==> flow/design.v <==
`timescale 1ns/1ns
module alu(
    input [3:0] op,
    input [WIDTH-1:0] a,
    input [WIDTH-1:0] b,
    output reg [WIDTH-1:0] result,
    input [3:0] cc_in,
    output logic [3:0] cc_out
);
parameter WIDTH = 16;
wire a_neg = a[WIDTH-1];
wire b_neg = b[WIDTH-1];
wire result_neg = result[WIDTH-1];
wire [WIDTH-1:0] carry_in = { 15'b0, cc_in[1] };
typedef enum logic [1:0] {
    CC_WB_NONE,
    CC_WB_NZCV,
    CC_WB_NZ
} cc_wb_type;
cc_wb_type cc_wb;
always_comb begin
    cc_out = cc_in;
    cc_wb = CC_WB_NONE;
    case (op)
          4'b0000: begin
            result = a + b;
        end
          4'b0001: begin
            cc_wb = CC_WB_NZCV;
            result = a + b + carry_in;
        end
          4'b0010: begin
            cc_wb = CC_WB_NZCV;
            result = a + b + carry_in;
        end
          4'b0011: begin
            cc_wb = CC_WB_NZCV;
            result = a - b;
        end
          4'b0100: begin
            cc_wb = CC_WB_NZCV;
            result = a - b - carry_in;
        end
          4'b0101: begin
            cc_wb = CC_WB_NZ;
            result = a & b;
        end
          4'b0110: begin
            cc_wb = CC_WB_NZ;
            result = a | b;
        end
          4'b0111: begin
            cc_wb = CC_WB_NZ;
            result = a ^ b;
        end
          4'b1000: begin
            cc_wb = CC_WB_NZ;
            result = a << b;
        end
          4'b1001: begin
            cc_wb = CC_WB_NZ;
            result = a >> b;
        end
          4'b1010: begin
            cc_wb = CC_WB_NZ;
            result = $signed(a) >>> b;  
        end
          4'b1011: begin
            cc_wb = CC_WB_NZ;
            result = ($signed(a) >>> b) | (a << (WIDTH-b));  
        end
          4'b1100: result = a + b;
          4'b1101: result = a + b;
                  default: result = 16'bX;
    endcase
    if (cc_wb == CC_WB_NZ || cc_wb == CC_WB_NZCV) begin
        cc_out[3] = result_neg;
        cc_out[2] = result == 16'b0;
    end
    if (cc_wb == CC_WB_NZCV) begin
        cc_out[1] = (a_neg & b_neg) ||  
            ((a_neg ^ b_neg) && !result_neg);  
        cc_out[0] = !(a_neg ^ b_neg) && (a_neg ^ result_neg);
    end
end
endmodule
`timescale 1ns/1ns
module regfile(
    input clk,
    input rst,
    input [RADDRWIDTH-1:0] raddr_a,
    output logic [REGWIDTH-1:0] rdata_a,
    input [RADDRWIDTH-1:0] raddr_b,
    output logic [REGWIDTH-1:0] rdata_b,
    input [RADDRWIDTH-1:0] raddr_c,
    output logic [REGWIDTH-1:0] rdata_c,
    input we,
    input [RADDRWIDTH-1:0] waddr,
    input [REGWIDTH-1:0] wdata
);
parameter RADDRWIDTH = 3;
parameter REGWIDTH = 16;
reg [REGWIDTH-1:0] r[2**RADDRWIDTH-1:1];
always_comb begin
    if (raddr_a != 0)
        rdata_a = r[raddr_a];
    else
        rdata_a = 0;
    if (raddr_b != 0)
        rdata_b = r[raddr_b];
    else
        rdata_b = 0;
    if (raddr_c != 0)
        rdata_c = r[raddr_c];
    else
        rdata_c = 0;
end
always_ff @(posedge clk) begin
    if (rst) begin
        for (int i = 1; i < 2**RADDRWIDTH; i++)
            r[i] <= 0;
    end else begin
        if (we && waddr != 0) begin
            r[waddr] <= wdata;
        end
    end
end
endmodule
`timescale 1ns/1ns
module cpu(
    input clk,
    input rst,
    output [IADDRWIDTH-1:0] addr,
    input  [DWIDTH-1:0] rdata,
    output logic [DWIDTH-1:0] wdata,
    output re,
    output we
);
localparam IADDRWIDTH = 16;
localparam IWIDTH = 16;
localparam DADDRWIDTH = 16;
localparam DWIDTH = 16;
logic ifetch_active;
logic load_active;
logic store_active;
logic [IADDRWIDTH-1:0] ifetch_address;
logic [IADDRWIDTH-1:0] load_store_address;
assign addr = (load_active || store_active) ? load_store_address :
                ifetch_active ? ifetch_address : 16'dX;
wire ifetch_bus_cycle = ifetch_active && !(load_active || store_active);
assign re = ifetch_active || load_active;
assign we = store_active;
reg [IADDRWIDTH-1:0] pc;
logic [IADDRWIDTH-1:0] s1_ifetch;
logic [IADDRWIDTH-1:0] pc_next;
logic s1_ifetch_valid;
logic s2_to_s1_take_branch;
logic s2_to_s1_stall;
logic [IADDRWIDTH-1:0] s2_pc_next;
assign ifetch_address = pc_next;
always_comb begin
    if (rst) begin
        pc_next = 16'hffff;
        ifetch_active = 0;
    end else if (s2_to_s1_stall) begin
        pc_next = pc;
        ifetch_active = 1;
    end else begin
        pc_next = s2_to_s1_take_branch ? s2_pc_next : pc + 16'd1;  
        ifetch_active = 1;
    end
    s1_ifetch = rdata;  
end
always_ff @(posedge clk) begin
    pc <= pc_next;
    s1_ifetch_valid <= ifetch_bus_cycle;
end
reg [IADDRWIDTH-1:0] ir;
reg [15:0] mem_immediate;
logic [15:0] mem_immediate_next;
reg [15:0] reg_lr;
reg [15:0] reg_sp;
reg [3:0]  reg_cc;
logic [15:0] reg_lr_next;
logic [15:0] reg_sp_next;
logic [3:0]  reg_cc_next;
wire reg_cc_n = reg_cc[3];
wire reg_cc_z = reg_cc[2];
wire reg_cc_c = reg_cc[1];
wire reg_cc_v = reg_cc[0];
wire [4:0] op = ir[15:11];
wire [3:0] alu_op = ir[14:11];
wire [2:0] reg_d = ir[10:8];
wire [2:0] reg_a = ir[7:5];
wire [1:0] reg_b_addr_mode = ir[4:3];
wire [2:0] reg_b = ir[2:0];
wire [15:0] reg_b_imm = ir[3] ? { 12'b111111111111, ir[3:0] } : { 12'b0, ir[3:0] };
wire is_load = (op == 5'b01100);
wire is_store = (op == 5'b01101);
wire [3:0] branch_cc = ir[13:10];
wire [15:0] branch_short_offset = ir[9] ? { 6'b111111, ir[9:0] } : { 6'b0, ir[9:0] };
wire branch_link = ir[9];
wire branch_reg_special = ir[3];
wire [2:0] branch_reg = reg_b;
logic [15:0] reg_a_out;
logic [15:0] reg_b_out;
logic [15:0] reg_d_out;
logic [15:0] alu_a_in;
logic [15:0] alu_b_in;
logic [15:0] alu_result;
logic [3:0] alu_cc;
logic do_reg_writeback;
logic [15:0] writeback_result;
logic reg_d_special;
typedef enum logic [2:0] {
    DECODE,
    IR_IMMEDIATE,
    LS1,
    LS2,
    BRANCH_DELAY
} state_t;
state_t state;
state_t state_next;
always_comb begin
    state_next = state;
    mem_immediate_next = mem_immediate;
    reg_cc_next = reg_cc;
    reg_lr_next = reg_lr;
    reg_sp_next = reg_sp;
    reg_d_special = 1'bX;
    s2_pc_next = 16'bX;
    alu_a_in = 16'bX;
    alu_b_in = 16'bX;
    s2_to_s1_take_branch = 0;
    s2_to_s1_stall = 0;
    do_reg_writeback = 0;
    writeback_result = 16'bX;
    load_active = 0;
    store_active = 0;
    wdata = 16'bX;
    load_store_address = 16'bX;
    casez (op)
    5'b10???: begin  
        if (branch_cc != 4'b1111) begin
            case (state)
                DECODE: begin
                    s2_pc_next = pc + branch_short_offset;
                    case (branch_cc)
                          4'b0000: s2_to_s1_take_branch = reg_cc_z;
                          4'b0001: s2_to_s1_take_branch = !reg_cc_z;
                       4'b0010: s2_to_s1_take_branch = reg_cc_c;
                       4'b0011: s2_to_s1_take_branch = !reg_cc_c;
                          4'b0100: s2_to_s1_take_branch = reg_cc_n;
                          4'b0101: s2_to_s1_take_branch = !reg_cc_n;
                          4'b0110: s2_to_s1_take_branch = reg_cc_v;
                          4'b0111: s2_to_s1_take_branch = !reg_cc_v;
                          4'b1000: s2_to_s1_take_branch = reg_cc_v && !reg_cc_z;
                          4'b1001: s2_to_s1_take_branch = !reg_cc_v || reg_cc_z;
                          4'b1010: s2_to_s1_take_branch = reg_cc_n == reg_cc_v;
                          4'b1011: s2_to_s1_take_branch = reg_cc_n != reg_cc_v;
                          4'b1100: s2_to_s1_take_branch = !reg_cc_z && (reg_cc_n == reg_cc_v);
                          4'b1101: s2_to_s1_take_branch = reg_cc_z || (reg_cc_n != reg_cc_v);
                          4'b1110: s2_to_s1_take_branch = 1;
                          4'b1111: s2_to_s1_take_branch = 0;
                    endcase
                    if (s2_to_s1_take_branch) begin
                        state_next = BRANCH_DELAY;
                    end
                end
                BRANCH_DELAY: begin
                    state_next = DECODE;
                end
                default: ;
            endcase
        end else if (branch_reg_special | branch_reg != 0) begin
            case (state)
                DECODE: begin
                    if (branch_reg_special) begin
                        case (branch_reg)
                            3'd0: s2_pc_next = reg_lr;
                            3'd1: s2_pc_next = reg_sp;
                            default: s2_pc_next = pc;  
                        endcase
                    end else begin
                        s2_pc_next = reg_b_out;
                    end
                    s2_to_s1_take_branch = 1;
                    state_next = BRANCH_DELAY;
                    if (branch_link) begin
                       reg_lr_next = pc;
                    end
                end
                BRANCH_DELAY: begin
                    state_next = DECODE;
                end
                default: ;
            endcase
        end else begin
            case (state)
                DECODE: begin
                    state_next = IR_IMMEDIATE;
                    mem_immediate_next = s1_ifetch;
                end
                IR_IMMEDIATE: begin
                    s2_pc_next = pc + mem_immediate;
                    s2_to_s1_take_branch = 1;
                    state_next = BRANCH_DELAY;
                    if (branch_link) begin
                       reg_lr_next = pc;
                    end
                end
                BRANCH_DELAY: begin
                    state_next = DECODE;
                end
                default: ;
            endcase
        end
    end  
    5'b00???,
    5'b010??: begin  
        alu_a_in = reg_a_out;
        writeback_result = alu_result;
        casez (reg_b_addr_mode)
            2'b0?: begin  
                alu_b_in = reg_b_imm;
                do_reg_writeback = 1;
                reg_cc_next = alu_cc;
            end
            2'b10: begin  
                alu_b_in = reg_b_out;
                do_reg_writeback = 1;
                reg_cc_next = alu_cc;
            end
            2'b11: begin  
                if (ir[2]) begin
                    case (state)
                        DECODE: begin
                            state_next = IR_IMMEDIATE;
                            mem_immediate_next = s1_ifetch;
                        end
                        IR_IMMEDIATE: begin
                            state_next = DECODE;
                            alu_b_in = mem_immediate;
                        end
                        default: ;
                    endcase
                end else begin
                    alu_b_in = 16'd0;
                end
                if (state_next == DECODE) begin
                    do_reg_writeback = 1;
                    reg_cc_next = alu_cc;
                    if (ir[1]) begin
                        do_reg_writeback = 0;
                        case (reg_d)
                            3'd0: reg_lr_next = alu_result;
                            3'd1: reg_sp_next = alu_result;
                            default: ;  
                        endcase
                    end
                    if (ir[0]) begin
                        case (reg_a)
                            3'd0: alu_a_in = reg_lr;
                            3'd1: alu_a_in = reg_sp;
                            default: alu_a_in = 16'd0;  
                        endcase
                    end
                end
            end
        endcase
    end  
    5'b0110?: begin  
        alu_a_in = reg_a_out;
        reg_d_special = 0;
        casez (reg_b_addr_mode)
            2'b0?: begin  
                alu_b_in = reg_b_imm;
            end
            2'b10: begin  
                alu_b_in = reg_b_out;
            end
            2'b11: begin  
                if (ir[2]) begin
                    case (state)
                        DECODE: begin
                            state_next = IR_IMMEDIATE;
                            mem_immediate_next = s1_ifetch;
                        end
                        IR_IMMEDIATE: begin
                            state_next = DECODE;
                            alu_b_in = mem_immediate;
                        end
                        default: ;
                    endcase
                end else begin
                    alu_b_in = 16'd0;
                end
                if (ir[1]) begin
                    reg_d_special = 1;
                end
                if (ir[0]) begin
                    case (reg_a)
                        3'd0: alu_a_in = reg_lr;
                        3'd1: alu_a_in = reg_sp;
                        default: alu_a_in = 16'd0;  
                    endcase
                end
            end
        endcase
        if (is_load) begin
            if (state_next != IR_IMMEDIATE) begin
                case (state)
                    IR_IMMEDIATE, DECODE: begin
                        state_next = LS1;
                        load_store_address = alu_result;
                        load_active = 1;
                        s2_to_s1_stall = 1;
                    end
                    LS1: begin
                        state_next = LS2;
                        s2_to_s1_stall = 1;
                        if (reg_d_special) begin
                            case (reg_d)
                                3'd0: reg_lr_next = rdata;
                                3'd1: reg_sp_next = rdata;
                                3'd2: ;  
                                3'd3: reg_cc_next = rdata[3:0];
                                default: ;  
                            endcase
                        end else begin
                            writeback_result = rdata;
                            do_reg_writeback = 1;
                        end
                    end
                    LS2: begin
                        state_next = DECODE;
                    end
                    default: ;
                endcase
            end
        end else begin
            if (state_next != IR_IMMEDIATE) begin
                case (state)
                    IR_IMMEDIATE, DECODE: begin
                        state_next = LS1;
                        load_store_address = alu_result;
                        store_active = 1;
                        s2_to_s1_stall = 1;
                        if (reg_d_special) begin
                            case (reg_d)
                                3'd0: wdata = reg_lr;
                                3'd1: wdata = reg_sp;
                                3'd2: wdata = pc;
                                3'd3: wdata = { 12'd0, reg_cc };
                                default: wdata = 16'd0;  
                            endcase
                        end else begin
                            wdata = reg_d_out;
                        end
                    end
                    LS1: begin
                        state_next = LS2;
                        s2_to_s1_stall = 1;
                    end
                    LS2: begin
                        state_next = DECODE;
                    end
                    default: ;
                endcase
            end
            if (state_next == LS1) begin
            end
        end
    end
    5'b0111?: begin  
    end
    5'b11???: begin  
    end
    endcase
end
always_ff @(posedge clk) begin
    if (rst) begin
        ir <= 0;
        state <= DECODE;
        mem_immediate <= 0;
        reg_cc <= 0;
        reg_lr <= 0;
        reg_sp <= 0;
    end else begin
        if (state_next == DECODE) begin
            if (s1_ifetch_valid) begin
                ir <= s1_ifetch;
            end else begin
                ir <= 0;  
            end
        end
        state <= state_next;
        mem_immediate <= mem_immediate_next;
        reg_cc <= reg_cc_next;
        reg_lr <= reg_lr_next;
        reg_sp <= reg_sp_next;
    end
end
regfile regs(
    .clk(clk),
    .rst(rst),
    .raddr_a(reg_a),
    .rdata_a(reg_a_out),
    .raddr_b(reg_b),
    .rdata_b(reg_b_out),
    .raddr_c(reg_d),
    .rdata_c(reg_d_out),
    .we(do_reg_writeback),
    .waddr(reg_d),
    .wdata(writeback_result)
);
alu alu(
    .op(alu_op),
    .a(alu_a_in),
    .b(alu_b_in),
    .result(alu_result),
    .cc_in(reg_cc),
    .cc_out(alu_cc)
);
endmodule
* Tool chain data of cpu
What the tools print for cpu, step after step.
Lines are those of the file above, counted from 1.
Library cell names are shortened.
The mark - stands for no value.
- Top module :: cpu
- Clock input :: clk
- Standard-cell library :: sky130hd
- Corner :: tt_025C_1v80

* Word level
Yosys after proc, flatten, opt, wreduce and memory -nomap, before mapping. Print and check cells are not counted.
Memory sizes are those after Yosys's memory passes, which may raise the word count (mostly to a power of two), join words into wider ones and drop unused or constant bits.
- Reduce/logical cells :: 49
- Equality and inequality tests :: 69
- Shift operators :: 5
- Mux-type cells :: 148
- Bitwise operators :: 11
- Add/subtract/negate cells :: 8
** Operator list (count)
- 16-bit two-way mux :: 65
- 16-bit parallel mux with 2-bit select :: 8
- 16-bit parallel mux with 11-bit select :: 1
- 16-bit parallel mux with 3-bit select :: 2
- 16-bit parallel mux with 4-bit select :: 1
- 4-bit equality test with constant B :: 14
- 16-bit adder :: 3
- 3-bit two-way mux :: 16
- 4-bit by 3-bit equality test with 1-bit output with constant B :: 10
- 16-bit bitwise OR :: 2
- 16-bit by 16-bit >>> shifter with 16-bit output :: 2
- 16-bit by 32-bit left shift with 16-bit output :: 1
- 1-bit two-way mux :: 30
- 3-bit parallel mux with 2-bit select :: 5
- 4-bit two-way mux :: 6
- 3-bit != test with constant B :: 7
- 2-bit != test with constant B :: 10
- 3-bit zero test :: 6
- 3-bit parallel mux with 3-bit select :: 2
- 5-bit by 16-bit subtractor with 17-bit output with constant A :: 1
- 16-bit by 1-bit adder with 16-bit output :: 1
- 16-bit by 1-bit subtractor with 16-bit output :: 1
- 16-bit by 1-bit adder with 16-bit output with constant B :: 1
- 16-bit subtractor :: 1
- 16-bit bitwise AND :: 1
- 16-bit XOR :: 1
- 16-bit by 16-bit left shift with 16-bit output :: 1
- 16-bit by 16-bit >> shifter with 16-bit output :: 1
Other operator kinds: 39; their cells: 90.
- Memory cells :: 1
- Bits in registers :: 88
- Bits in writable memories :: 128
- Word-level cells :: 299
** Memories
- regs.r :: words 8, bits a word 16, line 103 : reg [REGWIDTH-1:0] r[2**RADDRWIDTH-1:1];

* Depth
Depth = most cells in a row (Yosys ltp): at word level without a register or memory, in the mapped netlist without a sequential cell, where the memories' decode and read muxes count.
- Depth in word-level cells :: 19
- ABC_AREA :: 0
- Mapped depth :: 25
- Mapped depth without buffers :: 21

* Mapped cells and area
Source: synth_stat.txt of the flow (Yosys; design flattened, memories mapped). It holds for the ABC_AREA given above (unset counts as 0); a run with the other value may have another netlist.
The area totals of this step are shown rounded.
** Cells by type (count)
- edfxtp_1 :: 128
- dfxtp_1 :: 101
- mux2i_1 :: 190
- mux4_2 :: 77
- nor2_1 :: 350
- ha_1 :: 84
- nand2_1 :: 211
- a21oi_1 :: 151
- o21ai_0 :: 107
- clkbuf_1 :: 127
- nor3_1 :: 80
- a211oi_1 :: 50
- xnor2_1 :: 42
- inv_1 :: 88
- xor2_1 :: 29
- nand3_1 :: 50
- o22ai_1 :: 40
- o211ai_1 :: 33
Not listed: further types 93, cells in them 596.
- Cell count :: 2534
- Area of sequential cells :: 5870 um^2
- Mapped area :: 21700 um^2
- Flip-flops :: 229
The figures by module come from a second, unflattened synthesis with its own total; it is not the netlist above.
- Cell total of the unflattened synthesis :: 2582
- Area (unflattened synthesis) :: 21500 um^2
Rows give one instance, submodules left out.
** By module
- cpu :: seq. area 1840 um^2, cells 1144, area 8260 um^2, instances 1
- regfile :: seq. area 3360 um^2, cells 569, area 7260 um^2, instances 1
- alu :: seq. area 0.0 um^2, cells 869, area 6000 um^2, instances 1

* Path before layout
OpenSTA on the mapped netlist: ideal clock, no wires. The path of least setup slack (recovery checks aside). Input and output delay are each 20% of the period. Register names are those of the netlist, which keeps one name where synthesis merged equal registers.
- Kind :: flip-flop to output port
- Start point :: register (name not given)
- End point :: output port addr[15]
- Data required time :: 8.000 ns
- Time at the first pin :: 0.000 ns
- Arrival :: 5.508 ns
- Path delay :: 5.508 ns
- Path slack :: 2.492 ns
- Stages :: 25
- Clock period :: 10.0 ns
- Synthesis period reached :: 7.508 ns
"path delay" = arrival - input delay + setup time.
At an output port there is no setup time.
"stages" counts driving pins, that of a launching flip-flop among them; a cell with two outputs on the path counts twice.
"synthesis period reached" is the clock period less the worst setup slack; recovery checks do not enter. This is arithmetic on one report: input and output delays are still those of the set period (20% each).
- Cell sequence :: dfxtp_1 -> buf_6 -> and2_1 -> buf_6 -> a22o_1 -> nor3_2 -> nor2_2 -> inv_2 -> buf_2 -> clkbuf_1 -> ha_1 -> inv_1 -> fa_1 -> a21o_1 -> a211o_1 -> a211o_1 -> a41oi_1 -> xnor2_1 -> a2111oi_0 -> and4b_1 -> xnor3_1 -> nor2_1 -> nor4_2 -> nor2_1 -> a21o_1
** RTL lines, path post-synthesis
- end, declared :: line 133 : output [IADDRWIDTH-1:0] addr,
Chain of elaborated cells between the ends: none given.

* Timing after layout
Path of least setup slack in the final report of run A (OpenROAD, finished layout, wires in). Where an end is a register, its clock arrival counts in the times.
- Kind :: flip-flop to output port
- Start point :: register ir[6]
- End point :: output port addr[13]
- Clock period :: 10.0 ns
- Arrival :: 8.08 ns
- Data required time :: 8.00 ns
- Time at the first pin :: 0.62 ns
- Path slack :: -0.08 ns
- Stages :: 22
Between the ends stands the longest chain of elaborated cells between them, by number of cells; it is not shown to be the way that was timed. Of several equally long chains one is given.
Each line given opens the expression or statement behind the cell; cells for indexed reads and writes are added by Yosys, which also makes memories of some case tables.
A register here has more assigning lines than the two given.
- Cell sequence :: dfxtp_1 -> or2_2 -> nor2_1 -> clkbuf_1 -> nor3_1 -> nor2_4 -> inv_1 -> ha_1 -> clkbuf_1 -> and2_1 -> a21o_1 -> a221o_1 -> a31o_2 -> a31o_2 -> xor2_1 -> a221oi_1 -> o31ai_1 -> a211oi_4 -> a32oi_4 -> nor2_1 -> nor2_1 -> clkdlybuf4s50_1
- Length of the longest elaborated chain :: 13
** RTL lines, path post-layout
- start, declared :: line 178 : reg [IADDRWIDTH-1:0] ir;
- start, assigned :: line 483 : ir <= 0;
- start, assigned :: line 492 : ir <= s1_ifetch;
- 3-bit nonzero test :: line 105 : if (raddr_a != 0)
- 16-bit two-way mux :: line 105
- 16-bit two-way mux :: line 361 : if (ir[0]) begin
- 16-bit two-way mux :: line 350 : if (state_next == DECODE) begin
- 16-bit parallel mux with 2-bit select :: line 323 : casez (reg_b_addr_mode)
- 16-bit parallel mux with 2-bit select :: line 242 : casez (op)
- 16-bit subtractor :: line 42 : result = a - b - carry_in;
- 16-bit by 1-bit subtractor with 16-bit output :: line 42
- 16-bit parallel mux with 11-bit select :: line 24 : case (op)
- 16-bit two-way mux :: line 412 : case (state)
- 16-bit two-way mux :: line 411 : if (state_next != IR_IMMEDIATE) begin
- 16-bit two-way mux :: line 242
- 16-bit two-way mux :: line 148 : assign addr = (load_active || store_active) ? load_store_address :
- end, declared :: line 133 : output [IADDRWIDTH-1:0] addr,

Subject: flow runs of cpu

Hi,

cpu through Yosys and OpenROAD on sky130hd: 2 stored runs, unordered, with their settings and measured results. The constraints put input and output delay at 20% of the set period each and load the outputs with 0.01 pF.
By "achieved period" is meant the clock period of the run minus its worst setup slack. This is arithmetic on one report: input and output delays are still those of the set period (20% each).
"allowed time less slack (worst setup path)": the worst setup path's part of the clock period (all of it between registers, 20% less for each end at a port) less its slack. A launch clock that arrives late makes it longer, a capture clock that arrives late makes it shorter.
"power consumption": no workload was simulated; the value follows from the tool's default switching activity.
The results are shown rounded.

* Run A
** Files
==> flow/run.sh <==
#!/bin/bash
# the make line also repeats the synthesis and layout settings of config.mk as NAME=value (left out here)
make -C /OpenROAD-flow-scripts/flow DESIGN_CONFIG=/design/flow/config.mk WORK_HOME=/design/flow/orfs CLKGATE_MAP_FILE= finish
==> flow/config.mk <==
export PLATFORM = sky130hd
export DESIGN_NAME = cpu
export DESIGN_NICKNAME = cpu
export VERILOG_FILES = /design/flow/design.v
export SDC_FILE = /design/flow/constraint.sdc
export NUM_CORES = 4
export LEC_CHECK = 0
export CAP_MARGIN = 20
export CELL_PAD_IN_SITES_DETAIL_PLACEMENT = 2
export CELL_PAD_IN_SITES_GLOBAL_PLACEMENT = 3
export CORE_MARGIN = 2
export CORE_UTILIZATION = 40
export CTS_CLUSTER_DIAMETER = 283
export CTS_CLUSTER_SIZE = 78
export GPL_ROUTABILITY_DRIVEN = 0
export GPL_TIMING_DRIVEN = 0
export HOLD_SLACK_MARGIN = 0.07
export MAX_ROUTING_LAYER = met5
export SLEW_MARGIN = 35
export TNS_END_PERCENT = 80
==> flow/constraint.sdc <==
create_clock -name core_clock -period 10.0 [get_ports {clk}]
set_input_delay 2.0000 -clock core_clock [delete_from_list [all_inputs] [get_ports {clk}]]
set_output_delay 2.0000 -clock core_clock [all_outputs]
set_load 0.01 [all_outputs]
** Results
- Die area :: 56200 um^2
- Allowed time less slack (worst setup path) :: 8.08 ns
- Worst setup path kind :: flip-flop to output port
- Setup slack of the worst path :: -0.084 ns
- Achieved period :: 10.084 ns
- Worst-case hold slack :: 0.536 ns
- Standard-cell area of the final layout :: 23800 um^2
- Post-synthesis cell area :: 21700 um^2
- Total negative setup slack :: -0.098 ns
- Power consumption :: 0.00429 W
- Utilization after layout :: 0.443

* Run B
** Files
==> flow/run.sh <==
#!/bin/bash
# the make line also repeats the synthesis and layout settings of config.mk as NAME=value (left out here)
make -C /OpenROAD-flow-scripts/flow DESIGN_CONFIG=/design/flow/config.mk WORK_HOME=/design/flow/orfs CLKGATE_MAP_FILE= finish
==> flow/config.mk <==
export PLATFORM = sky130hd
export DESIGN_NAME = cpu
export DESIGN_NICKNAME = cpu
export VERILOG_FILES = /design/flow/design.v
export SDC_FILE = /design/flow/constraint.sdc
export NUM_CORES = 4
export LEC_CHECK = 0
export CAP_MARGIN = 20
export CORE_MARGIN = 2
export CORE_UTILIZATION = 40
export SLEW_MARGIN = 20
==> flow/constraint.sdc <==
create_clock -name core_clock -period 9.86 [get_ports {clk}]
set_input_delay 1.9720 -clock core_clock [delete_from_list [all_inputs] [get_ports {clk}]]
set_output_delay 1.9720 -clock core_clock [all_outputs]
set_load 0.01 [all_outputs]
** Results
- Die area :: 56200 um^2
- Allowed time less slack (worst setup path) :: 7.55 ns
- Worst setup path kind :: flip-flop to output port
- Setup slack of the worst path :: 0.336 ns
- Achieved period :: 9.524 ns
- Worst-case hold slack :: 0.512 ns
- Standard-cell area of the final layout :: 24000 um^2
- Post-synthesis cell area :: 21700 um^2
- Total negative setup slack :: 0.000 ns
- Power consumption :: 0.00466 W
- Utilization after layout :: 0.447

Regards
